==> flow/design.v <==
module conv(clk,rst,clear,w_w,w_in,if_w,if_in,out);
 input	clk;
 input	rst;
 input	clear;
 input	w_w;
 input	if_w;	
 input [16-1:0] w_in;
 input [16-1:0] if_in;
 output signed [16*2+1:0]out;
 wire signed [16*2:0]out1;
 reg signed [16-1:0] weight [2:0];
 reg signed [16-1:0] feature [2:0];
 always@(posedge rst  or posedge clk)
begin
if(rst)
begin
weight[0]<=16'd0;
weight[1]<=16'd0;
weight[2]<=16'd0;
feature[0]<=16'd0;
feature[1]<=16'd0;
feature[2]<=16'd0;
end
else if(clear)
begin
weight[0]<=16'd0;
weight[1]<=16'd0;
weight[2]<=16'd0;
feature[0]<=16'd0;
feature[1]<=16'd0;
feature[2]<=16'd0;
end
else
begin
if(w_w==1'b1 )
begin
weight[0]<=weight[1];
weight[1]<=weight[2];
weight[2]<=w_in;
end
if(if_w==1'b1 )
begin
feature[0]<=feature[1];
feature[1]<=feature[2];
feature[2]<=if_in;
end
end
end
assign out1 = weight[2]*feature[2]+weight[1]*feature[1]+weight[0]*feature[0];
assign out  ={out1[32],out1};
endmodule
module sat_adder(in0, in1, in2, sum);
input  signed[33:0]	in0, in1, in2;
output signed[15:0]	sum;
wire signed[35:0]temp=(in0+in1+in2);
assign sum=($signed(temp)>$signed(36'd255))?16'd255:($signed(temp)<$signed(36'd0))?16'd0:temp[15:0];
endmodule
module Controller (clk, rst, ROM_IF_A, ROM_W_A, ROM_IF_OE, ROM_W_OE, RAM_A, 
					RAM_WE, RAM_OE, sel_if, sel_w, clear, done);
  parameter INIT    = 3'b000,READ_W=3'b001,WRITE=3'b010,READ_C=3'b011,READ_9=3'b100,Done=3'b101;
  input         clk;
  input         rst;
  output reg [19:0] ROM_IF_A, ROM_W_A;
  output reg		ROM_IF_OE, ROM_W_OE;
  output reg [19:0] RAM_A;
  output reg		RAM_WE;
  output reg		RAM_OE;
  output reg [2:0]  sel_if, sel_w;
  output reg		clear;
  output reg 		done;
  reg	[2:0] tsel_if, tsel_w;
  reg   [2:0]  state,n_state;
  reg	[19:0] column;
  reg   [19:0]  row;
  reg   [3:0]	counter;
always@(posedge clk or posedge rst)begin 
if(rst)
	state<=INIT;
else
	state<=n_state;
end
always@(posedge clk or posedge rst)begin 
  if(rst)begin
    counter<=4'd0;
  end
else if(state==READ_W && counter==4'd9)
      counter<=4'd0;
  else if(state==READ_W)
     counter<=counter+4'd1;
  else if(state==READ_C)
     counter<=counter+4'd1;
  else if(state==READ_9)
     counter<=counter+4'd1;
  else if(state==WRITE || state==INIT)
     counter<=4'd0;
end
always@(*)begin 
    if(state==INIT)begin
    sel_w=3'b0;
      sel_if=3'b0;
end
else if(state==READ_W)
	begin
if(counter==4'd0)begin
                  sel_w=3'b000;
		  sel_if=3'b000;
              end
else  if(counter==4'd1)begin
  			sel_w=3'b001;
		  sel_if=3'b001;
end
else if(counter==4'd2)begin
  			sel_w=3'b001;
		  sel_if=3'b001;
end
else if(counter==4'd3)begin
  			sel_w=3'b001;
		  sel_if=3'b001;
end
else   if(counter==4'd4)begin
                  sel_w=3'b010;
		  sel_if=3'b010;
              end
else   if(counter==4'd5)begin
                  sel_w=3'b010;
		  sel_if=3'b010;
              end
else   if(counter==4'd6)begin
                  sel_w=3'b010;
		  sel_if=3'b010;
              end
else  if(counter==4'd7)begin
                  sel_w=3'b100;
	          sel_if=3'b100;
              end
else  if(counter==4'd8)begin
                  sel_w=3'b100;
	          sel_if=3'b100;
              end
else  if(counter==4'd9)begin
                  sel_w=3'b100;
	          sel_if=3'b100;
              end
else begin
 	           sel_w=3'b100;
	          sel_if=3'b100;
    end
end
else if(state==READ_C)
	begin
          if(counter==4'd0)begin
                  sel_if=3'b000;
	            sel_w=3'b000;
              end
         else if(counter==4'd1)begin
                  sel_if=3'b001;
			sel_w=3'b000;
              end
         else if(counter==4'd2)begin
                  sel_if=3'b010;
			sel_w=3'b000;
              end
	 else if(counter==4'd3)begin
                  sel_if=3'b100;
			sel_w=3'b000;
              end
else  begin
			sel_if=3'b100;
			sel_w=3'b000;
end
    end
else if(state==READ_9)begin
if(counter==4'd0)begin
                  sel_w=3'b000;
		  sel_if=3'b000;
              end
else  if(counter==4'd1)begin
  			sel_w=3'b000;
		  sel_if=3'b001;
end
else if(counter==4'd2)begin
  			sel_w=3'b000;
		  sel_if=3'b001;
end
else if(counter==4'd3)begin
  			sel_w=3'b000;
		  sel_if=3'b001;
end
else   if(counter==4'd4)begin
                  sel_w=3'b000;
		  sel_if=3'b010;
              end
else   if(counter==4'd5)begin
                  sel_w=3'b000;
		  sel_if=3'b010;
              end
else   if(counter==4'd6)begin
                  sel_w=3'b000;
		  sel_if=3'b010;
              end
else  if(counter==4'd7)begin
                  sel_w=3'b000;
	          sel_if=3'b100;
              end
else  if(counter==4'd8)begin
                  sel_w=3'b000;
	          sel_if=3'b100;
              end
else  if(counter==4'd9)begin
                  sel_w=3'b000;
	          sel_if=3'b100;
              end
else begin
sel_w=3'b000;
	          sel_if=3'b100;
end
end
	else if(state==WRITE)
   begin
	          sel_if=3'b000;
                  sel_w=3'b000;
    end
     else
begin
		sel_if=3'b000;
                  sel_w=3'b000;
end
end
always@(*)begin 
if(state==INIT)
RAM_A=20'd0;
if(column==20'd0)
RAM_A=(row<<8)+column;
else
RAM_A=(row<<8)+(column-20'd2);
end
always@(*)begin 
if(state==INIT)
ROM_IF_A=20'd0;
 else   if(state==READ_W)begin
   if(counter==4'd0)begin
    ROM_IF_A=(row<<8)+(row<<1)+column;
   end
  else if(counter==4'd1)begin
    ROM_IF_A=(row<<8)+(row<<1)+(column+20'd1);
   end
   else if(counter==4'd2)begin
    ROM_IF_A=(row<<8)+(row<<1)+(column+20'd2);
   end
   else if(counter==4'd3)begin
    ROM_IF_A=((row+20'd1)<<8)+((row+20'd1)<<1)+column;
   end
    else if(counter==4'd4)begin
    ROM_IF_A=((row+20'd1)<<8)+((row+20'd1)<<1)+(column+20'd1);
   end
    else if(counter==4'd5)begin
    ROM_IF_A=((row+20'd1)<<8)+((row+20'd1)<<1)+(column+20'd2);
   end
    else if(counter==4'd6)begin
    ROM_IF_A=((row+20'd2)<<8)+((row+20'd2)<<1)+column;
   end
    else if(counter==4'd7)begin
    ROM_IF_A=((row+20'd2)<<8)+((row+20'd2)<<1)+(column+20'd1);
   end
    else if(counter==4'd8)begin
    ROM_IF_A=((row+20'd2)<<8)+((row+20'd2)<<1)+(column+20'd2);
   end
    else if(counter==4'd9)begin
    ROM_IF_A=((row+20'd2)<<8)+((row+20'd2)<<1)+(column+20'd2);
   end
else ROM_IF_A=((row+20'd2)<<8)+((row+20'd2)<<1)+(column+20'd2);
   end
   else if(state==READ_9)begin
    if(counter==4'd0)begin
    ROM_IF_A=(row<<8)+(row<<1)+column;
   end
  else if(counter==4'd1)begin
    ROM_IF_A=(row<<8)+(row<<1)+(column+20'd1);
   end
   else if(counter==4'd2)begin
    ROM_IF_A=(row<<8)+(row<<1)+(column+20'd2);
   end
   else if(counter==4'd3)begin
    ROM_IF_A=((row+20'd1)<<8)+((row+20'd1)<<1)+column;
   end
    else if(counter==4'd4)begin
    ROM_IF_A=((row+20'd1)<<8)+((row+20'd1)<<1)+(column+20'd1);
   end
    else if(counter==4'd5)begin
    ROM_IF_A=((row+20'd1)<<8)+((row+20'd1)<<1)+(column+20'd2);
   end
    else if(counter==4'd6)begin
    ROM_IF_A=((row+20'd2)<<8)+((row+20'd2)<<1)+column;
   end
    else if(counter==4'd7)begin
    ROM_IF_A=((row+20'd2)<<8)+((row+20'd2)<<1)+(column+20'd1);
   end
    else if(counter==4'd8)begin
    ROM_IF_A=((row+20'd2)<<8)+((row+20'd2)<<1)+(column+20'd2);
   end
    else if(counter==4'd9)begin
    ROM_IF_A=((row+20'd2)<<8)+((row+20'd2)<<1)+(column+20'd2);
   end
else ROM_IF_A=((row+20'd2)<<8)+((row+20'd2)<<1)+(column+20'd2);
    end   
   else if(state==READ_C)begin
          if(counter==4'd0)begin
             ROM_IF_A=(row<<8)+(row<<1)+column;
          end
         else if(counter==4'd1)begin
             ROM_IF_A=((row+20'd1)<<8)+((row+20'd1)<<1)+column;
          end
         else if(counter==4'd2)begin
             ROM_IF_A=((row+20'd2)<<8)+((row+20'd2)<<1)+column;
          end
	 else if(counter==4'd3)begin
             ROM_IF_A=((row+20'd2)<<8)+((row+20'd2)<<1)+column;
          end
         else
 ROM_IF_A=((row+20'd2)<<8)+((row+20'd2)<<1)+column;
   end
else
ROM_IF_A=20'd0;
end
always@(*)begin 
   if(state==INIT)
ROM_W_A=20'd0;
 else   if(state==READ_W)begin
          if(counter==4'd0)begin
             ROM_W_A=20'd0;
              end
         else if(counter==4'd1)begin
             ROM_W_A=20'd1;
              end
         else if(counter==4'd2)begin
             ROM_W_A=20'd2;
              end
         else if(counter==4'd3)begin
             ROM_W_A=20'd3;
              end
         else if(counter==4'd4)begin
             ROM_W_A=20'd4;
              end
         else if(counter==4'd5)begin
             ROM_W_A=20'd5;
              end
         else if(counter==4'd6)begin
             ROM_W_A=20'd6;
              end
         else if(counter==4'd7)begin
             ROM_W_A=20'd7;
              end
         else if(counter==4'd8)begin
             ROM_W_A=20'd8;
              end
	else if(counter==4'd9)begin
	ROM_W_A=20'd8;
	end
else ROM_W_A=20'd8;
    end   
else
ROM_W_A=20'd0;
end
always@(posedge clk or posedge rst)begin 
  if(rst)begin
     column<=20'd0;
	 row<=20'd0;
  end
else if (column==20'd0 && state==WRITE)
begin
column<=column+20'd3;
end
  else if(state==WRITE && column==20'd257)begin
        column<=20'd0;
        row<=row+20'd1;
   end
  else if(state==WRITE)
   column<=column+20'd1;
  else if(state==READ_C)
  row<=row;
end
always@(*)begin 
  case(state)
       INIT:begin
            n_state=READ_W;
end
       READ_W:begin
                  if(counter==4'd9)
                     n_state=WRITE;
                  else
                     n_state=READ_W;
              end
       READ_C:begin
                  if(counter==4'd3)
                     n_state=WRITE;
                  else
                     n_state=READ_C;
              end
       READ_9:begin
                  if(counter==4'd9)
                     n_state=WRITE;
                  else
                     n_state=READ_9;
              end
       WRITE:begin
                  if(column==20'd257&&row==20'd255)
                     n_state=Done;
                  else if(column==20'd257)
                     n_state=READ_9;
                  else
                     n_state=READ_C;
              end
       Done:n_state=INIT;    
 default:n_state=Done;
endcase
end
always@(*)begin  
case(state)
INIT:begin
	ROM_IF_OE=1'b0;
	ROM_W_OE=1'b0;
	RAM_WE=1'b0;
	RAM_OE=1'b0;
	clear=1'b0;
	done=1'b0;
	end
READ_W:begin
        ROM_IF_OE=1'b1;
	ROM_W_OE=1'b1;
	RAM_WE=1'b0;
	RAM_OE=1'b0;
	clear=1'b0;
	done=1'b0;
      end
WRITE:begin
      ROM_IF_OE=1'b0;
	ROM_W_OE=1'b0;
	RAM_WE=1'b1;
	RAM_OE=1'b0;
	clear=1'b0;
	done=1'b0;
	end
READ_C:begin
      ROM_IF_OE=1'b1;
	ROM_W_OE=1'b0;
	RAM_WE=1'b0;
	RAM_OE=1'b0;
	clear=1'b0;
	done=1'b0;
	end
READ_9:begin
      ROM_IF_OE=1'b1;
	ROM_W_OE=1'b0;
	RAM_WE=1'b0;
	RAM_OE=1'b0;
	clear=1'b0;
	done=1'b0;
	end
Done:begin
      ROM_IF_OE=1'b0;
	ROM_W_OE=1'b0;
	RAM_WE=1'b0;
	RAM_OE=1'b0;
	clear=1'b0;
	done=1'b1;
	end
default:begin
	ROM_IF_OE=1'b0;
	ROM_W_OE=1'b0;
	RAM_WE=1'b0;
	RAM_OE=1'b0;
	clear=1'b0;
	done=1'b0;
	end
endcase
end
endmodule
`timescale 1ns/10ps
module system (clk, rst, ROM_IF_Q, ROM_W_Q, RAM_Q, ROM_IF_A, ROM_W_A,
  ROM_IF_OE, ROM_W_OE, RAM_A, RAM_WE, RAM_OE, RAM_D, done);
  input         clk;
  input         rst;
  input  [15:0] ROM_IF_Q, ROM_W_Q;
  input  [15:0] RAM_Q;
  output [19:0] ROM_IF_A, ROM_W_A;
  output		ROM_IF_OE, ROM_W_OE;
  output [19:0] RAM_A;
  output        RAM_WE;
  output        RAM_OE;
  output [15:0] RAM_D;
  output        done;
  wire [2:0]  sel_if, sel_w;
  wire 		  clear;
  wire [33:0]	out0, out1, out2;
  conv conv1 (
  .clk(clk), .rst(rst), .clear(clear), .w_w(sel_w[0]), .w_in(ROM_W_Q), .if_w(sel_if[0]), .if_in(ROM_IF_Q), .out(out0));
  conv conv2 (
  .clk(clk), .rst(rst), .clear(clear), .w_w(sel_w[1]), .w_in(ROM_W_Q), .if_w(sel_if[1]), .if_in(ROM_IF_Q), .out(out1));
  conv conv3 (
  .clk(clk), .rst(rst), .clear(clear), .w_w(sel_w[2]), .w_in(ROM_W_Q), .if_w(sel_if[2]), .if_in(ROM_IF_Q), .out(out2));
  sat_adder a1 (
  .in0(out0), .in1(out1), .in2(out2), .sum(RAM_D));
  Controller c1(
  .clk(clk), .rst(rst), .ROM_IF_A(ROM_IF_A), .ROM_W_A(ROM_W_A), .ROM_IF_OE(ROM_IF_OE),
  .ROM_W_OE(ROM_W_OE), .RAM_A(RAM_A), .RAM_WE(RAM_WE), .RAM_OE(RAM_OE), .sel_if(sel_if),
  .sel_w(sel_w), .clear(clear), .done(done));
endmodule
From RTL to reports: system
Tool output for the design above, in the order of the flow.
Line numbers count from 1 in the design file above.
Operators carry their Yosys type and port widths (W data, S select, Z words).
Cell names lack the library's common part.
Not given: -

design
  top module = system
  clock input = clk
  library = sky130hd
  library corner = tt_025C_1v80

Word level
Yosys after proc, flatten, opt, wreduce and memory -nomap, before mapping. Print and check cells are not counted. Equal cells are merged and count once.

word-level totals
  flip-flop bits (word level) = 335
  input port bits = 50
  output and inout bits = 81
  cells after elaboration = 151

cells by class
  add/subtract/negate cells = 29
  multipliers = 9
  magnitude comparators = 2
  equality and inequality tests = 15
  mux-type cells = 61
  bitwise operators = 1
  reduce/logical cells = 12

operators by type and width
  kind                     count
  $mul A16 B16 Y32         9
  $mux W20                 27
  $add A20 B20 Y20         14
  $add A33 B32 Y33         3
  $add A33 B33 Y33         3
  $mux W3                  19
  $add A20 B1 Y20 const B  2
  $add A20 B2 Y20 const B  2
  $lt A36 B1 Y1 const B    1
  $gt A36 B9 Y1 const B    1
  $add A34 B33 Y35         1
  $add A33 B33 Y34         1
  $mux W16                 2
  $mux W4                  6
  $sub A20 B2 Y20 const B  1
  $eq A20 B8 Y1 const B    1
  $eq A20 B9 Y1 const B    1
  $logic_not A20 Y1        1
  $add A19 B2 Y19 const B  1
  $pmux W3 S6              1
  $eq A4 B3 Y1 const B     4
  $eq A4 B2 Y1 const B     2
  $eq A3 B2 Y1 const B     2
  $eq A3 B3 Y1 const B     2
  $reduce_bool A5 Y1       1
  $mux W1                  5
  $logic_and A1 B1 Y1      4
  $add A4 B1 Y4 const B    1

Other operator kinds: 11; their cells: 11.

Logic depth
Longest topological path by Yosys (ltp), each cell counted once; first at word level (registers and memories cut), then after technology mapping (sequential cells cut; the memories' decode and read muxes count).

logic depth
  word-level depth = 14
  ABC_AREA = 0
  depth in mapped cells = 60
  gate-level depth less buffers = 58

After synthesis
Yosys stat after the flow's synthesis: flattened, memories mapped to cells. It holds for the ABC_AREA given above (unset counts as 0); a run with the other value may have another netlist.

mapped netlist
  mapped cells = 13217
  synthesis area = 121464.0 µm²
  sequential area = 8459.4 µm²
  mapped flip-flops = 338
  buffers = 451

cells by type
  cell      count  total area (µm²)
  fa_1      2608   5.22E+04
  ha_1      1058   1.32E+04
  inv_1     3027   1.14E+04
  dfrtp_1   337    8.43E+03
  and2_1    1027   6.42E+03
  nand2_1   1446   5.43E+03
  xnor2_1   442    3.87E+03
  mux2_2    284    3.2E+03
  a21oi_1   405    2.03E+03
  xor2_1    168    1.47E+03
  clkbuf_1  390    1.46E+03
  nor2_1    383    1.44E+03
  o21ai_0   254    1.27E+03
  a21o_1    151    1.13E+03
  nand2b_1  154    963.424
  o21a_1    77     578.054
  nand3_1   108    540.518
  nor3_1    95     475.456

Not listed: further types 81, cells in them 803.
The figures by module come from a second, unflattened synthesis with its own total; it is not the netlist above.

unflattened totals
  cell total of the unflattened synthesis = 13165
  area (unflattened synthesis) = 121129.9 µm²

Rows give one instance, submodules left out.

modules
  module      instances  cells  area (µm²)  seq. area (µm²)
  conv        3          3574   34375.5     2402.3
  Controller  1          2051   14796.7     1252.5
  sat_adder   1          392    3206.8      0.0
  system      1          0      0.0         0.0

Timing after synthesis
OpenSTA on the mapped netlist: ideal clock, no wires. The path of least setup slack (recovery checks aside). Input and output delay are each 20% of the period. Register names are those of the netlist, which keeps one name where synthesis merged equal registers.

timing after synthesis
  kind = register to output
  start = register conv2.feature[1][1]
  end = output port RAM_D[3]
  clock period = 22.0 ns
  external output delay = 4.400 ns
  time at the first pin = 0.000 ns
  arrival time = 13.597 ns
  data required time = 17.600 ns
  path slack = 4.003 ns
  path delay = 13.597 ns
  stages on the path = 54
  buffers on the path = 2
  period reached after synthesis = 17.997 ns

"path delay" is the arrival time less input delay plus setup time.
At an output port there is no setup time.
"stages on the path": output pins that drive a net of the path, with the launching flip-flop's if there is one; two outputs of one cell count as two.
"period reached after synthesis" = period - worst setup slack (recovery checks aside). The figure is calculated, with input and output delays left at 20% of the set period.
The rows between start and end are the longest chain of elaborated cells between them; the timing report does not say that the signal goes this way. Where chains are equally long, one stands for them.
A line is the first line of the expression or statement that the cell stems from. Yosys adds cells for indexed reads and writes and turns some case tables into memories.
At most two assigning lines are given for a register; there are more.

on the way, after synthesis
  path through = dfrtp_1 -> clkbuf_1 -> nand2_1 -> fa_1 -> fa_1 -> fa_1 -> fa_1 -> inv_1 -> fa_1 -> inv_1 -> fa_1 -> inv_1 -> ha_1 -> a21o_1 -> a21o_1 -> a21o_1 -> o21a_1 -> nor2_1 -> [18 not listed] -> a41o_1 -> o31a_1 -> nor4_1 -> a311oi_1 -> fa_1 -> inv_1 -> ha_1 -> buf_2 -> nor3b_1 -> a2111oi_2 -> o21ai_1 -> or4_1 -> or4_1 -> a211o_1 -> nor4_1 -> and4_1 -> nand4_4 -> o21a_1
  length of the longest elaborated chain = 8
  elaborated cells on any way between the ends = 9
  source lines of those cells = 3
  those cells by class = 4 x add/sub; 1 x mul; 2 x compare; 2 x mux

RTL lines, path after synthesis
  item                   line  RTL
  start, declared        12    reg signed [16-1:0] feature [2:0];
  start, assigned        21    feature[1]<=16'd0;
  start, assigned        44    feature[1]<=feature[2];
  $mul A16 B16 Y32       49    assign out1 = weight[2]*feature[2]+weight[1]*feature[1]+weight[0]*feature[0];
  $add A33 B33 Y33       49
  $add A33 B32 Y33       49
  $add A33 B33 Y34       55    wire signed[35:0]temp=(in0+in1+in2);
  $add A34 B33 Y35       55
  $lt A36 B1 Y1          56    assign sum=($signed(temp)>$signed(36'd255))?16'd255:($signed(temp)<$signed(36'd0))?16'd0:temp[15:0];
  $mux W16 (2 in a row)  56
  end, declared          490   output [15:0] RAM_D;

Timing after layout
Path of least setup slack in the final report of stored run 1 (OpenROAD, finished layout, wires in). Where an end is a register, its clock arrival counts in the times.

timing post-layout
  kind = register to output
  start = register conv1.weight[2][4]
  end = output port RAM_D[2]
  clock period = 21.4 ns
  external output delay = 4.28 ns
  time at the first pin = 0.68 ns
  arrival time = 16.58 ns
  data required time = 17.12 ns
  path slack = 0.54 ns
  stages on the path = 52
  buffers on the path = 1

The rows between start and end are the longest chain of elaborated cells between them; the timing report does not say that the signal goes this way. Where chains are equally long, one stands for them.
At most two assigning lines are given for a register; there are more.

on the way, post-layout
  path through = dfrtp_1 -> and2_1 -> fa_1 -> fa_1 -> ha_1 -> fa_1 -> inv_1 -> fa_1 -> fa_1 -> inv_1 -> ha_1 -> a2111oi_0 -> o31ai_1 -> nand2_1 -> a21oi_1 -> o21a_1 -> nor2_1 -> o21ai_0 -> [16 not listed] -> o41a_1 -> a41o_1 -> nor2_1 -> xor2_1 -> fa_1 -> inv_1 -> ha_1 -> a21o_1 -> a21oi_1 -> a21oi_1 -> or4_1 -> or4_1 -> a211o_1 -> nor4_1 -> and4_1 -> nand4_4 -> o21a_1 -> clkdlybuf4s50_1
  length of the longest elaborated chain = 8
  elaborated cells on any way between the ends = 9
  source lines of those cells = 3
  those cells by class = 4 x add/sub; 1 x mul; 2 x compare; 2 x mux

RTL lines, path post-layout
  item                   line  RTL
  start, declared        11    reg signed [16-1:0] weight [2:0];
  start, assigned        19    weight[2]<=16'd0;
  start, assigned        39    weight[2]<=w_in;
  $mul A16 B16 Y32       49    assign out1 = weight[2]*feature[2]+weight[1]*feature[1]+weight[0]*feature[0];
  $add A33 B33 Y33       49
  $add A33 B32 Y33       49
  $add A33 B33 Y34       55    wire signed[35:0]temp=(in0+in1+in2);
  $add A34 B33 Y35       55
  $lt A36 B1 Y1          56    assign sum=($signed(temp)>$signed(36'd255))?16'd255:($signed(temp)<$signed(36'd0))?16'd0:temp[15:0];
  $mux W16 (2 in a row)  56
  end, declared          490   output [15:0] RAM_D;

Below are 4 stored runs of the flow (Yosys, OpenROAD; platform sky130hd) on system, each with its settings and what was measured, unordered. Constraints: input delay and output delay 20% of the set period each, output load 0.01 pF.
By "achieved clock period (ns)" is meant the clock period of the run minus its worst setup slack. This is arithmetic on one report: input and output delays are still those of the set period (20% each).
"worst setup path time (ns)": the worst setup path's part of the clock period (all of it between registers, 20% less for each end at a port) less its slack. A launch clock that arrives late makes it longer, a capture clock that arrives late makes it shorter.

settings of stored run 1
{
  "CORE_UTILIZATION": 40,
  "period_ns": 21.4,
  "CAP_MARGIN": 20,
  "CORE_MARGIN": 2,
  "SLEW_MARGIN": 20
}
report of stored run 1
yosys chip area after synthesis (um^2): 121464.0
finish__design__die__area: 308086.0
finish__design__instance__area__stdcell: 128556.0
finish__design__instance__utilization: 0.4249
finish__timing__setup__ws: 0.542
finish__timing__hold__ws: 0.399
achieved clock period (ns): 20.858
worst setup path time (ns): 16.58
worst setup path kind: register to output

settings of stored run 2
{
  "ABC_AREA": 0,
  "CELL_PAD_IN_SITES_GLOBAL_PLACEMENT": 0,
  "CORE_ASPECT_RATIO": 0.58,
  "CORE_MARGIN": 8,
  "CORE_UTILIZATION": 55,
  "PLACE_DENSITY": 0.8,
  "SETUP_SLACK_MARGIN": -0.37,
  "TNS_END_PERCENT": 80,
  "period_ns": 19.7,
  "CAP_MARGIN": 20,
  "SLEW_MARGIN": 20
}
report of stored run 2
yosys chip area after synthesis (um^2): 121464.0
finish__design__die__area: 236698.0
finish__design__instance__area__stdcell: 130140.0
finish__design__instance__utilization: 0.5925
finish__timing__setup__ws: -0.468
finish__timing__hold__ws: 0.450
achieved clock period (ns): 20.168
worst setup path time (ns): 16.23
worst setup path kind: register to output

settings of stored run 3
{
  "CAP_MARGIN": 10,
  "CELL_PAD_IN_SITES_DETAIL_PLACEMENT": 1,
  "CELL_PAD_IN_SITES_GLOBAL_PLACEMENT": 3,
  "CORE_ASPECT_RATIO": 0.51,
  "CORE_MARGIN": 7,
  "CTS_CLUSTER_SIZE": 30,
  "MAX_ROUTING_LAYER": "met4",
  "MIN_ROUTING_LAYER": "met1",
  "TNS_END_PERCENT": 30,
  "period_ns": 12.0,
  "CORE_UTILIZATION": 40,
  "SLEW_MARGIN": 20
}
report of stored run 3
yosys chip area after synthesis (um^2): 121464.0
finish__design__die__area: 320168.0
finish__design__instance__area__stdcell: 145766.0
finish__design__instance__utilization: 0.4827
finish__timing__setup__ws: -5.689
finish__timing__hold__ws: 0.395
achieved clock period (ns): 17.689
worst setup path time (ns): 15.29
worst setup path kind: register to output

settings of stored run 4
{
  "CELL_PAD_IN_SITES_GLOBAL_PLACEMENT": 2,
  "CORE_UTILIZATION": 51,
  "GPL_ROUTABILITY_DRIVEN": 0,
  "PLACE_DENSITY": 0.64,
  "SLEW_MARGIN": 20,
  "period_ns": 20.4,
  "CAP_MARGIN": 20,
  "CORE_MARGIN": 2
}
report of stored run 4
yosys chip area after synthesis (um^2): 121464.0
finish__design__die__area: 242084.0
finish__design__instance__area__stdcell: 129955.0
finish__design__instance__utilization: 0.5474
finish__timing__setup__ws: 0.333
finish__timing__hold__ws: 0.405
achieved clock period (ns): 20.067
worst setup path time (ns): 15.99
worst setup path kind: register to output
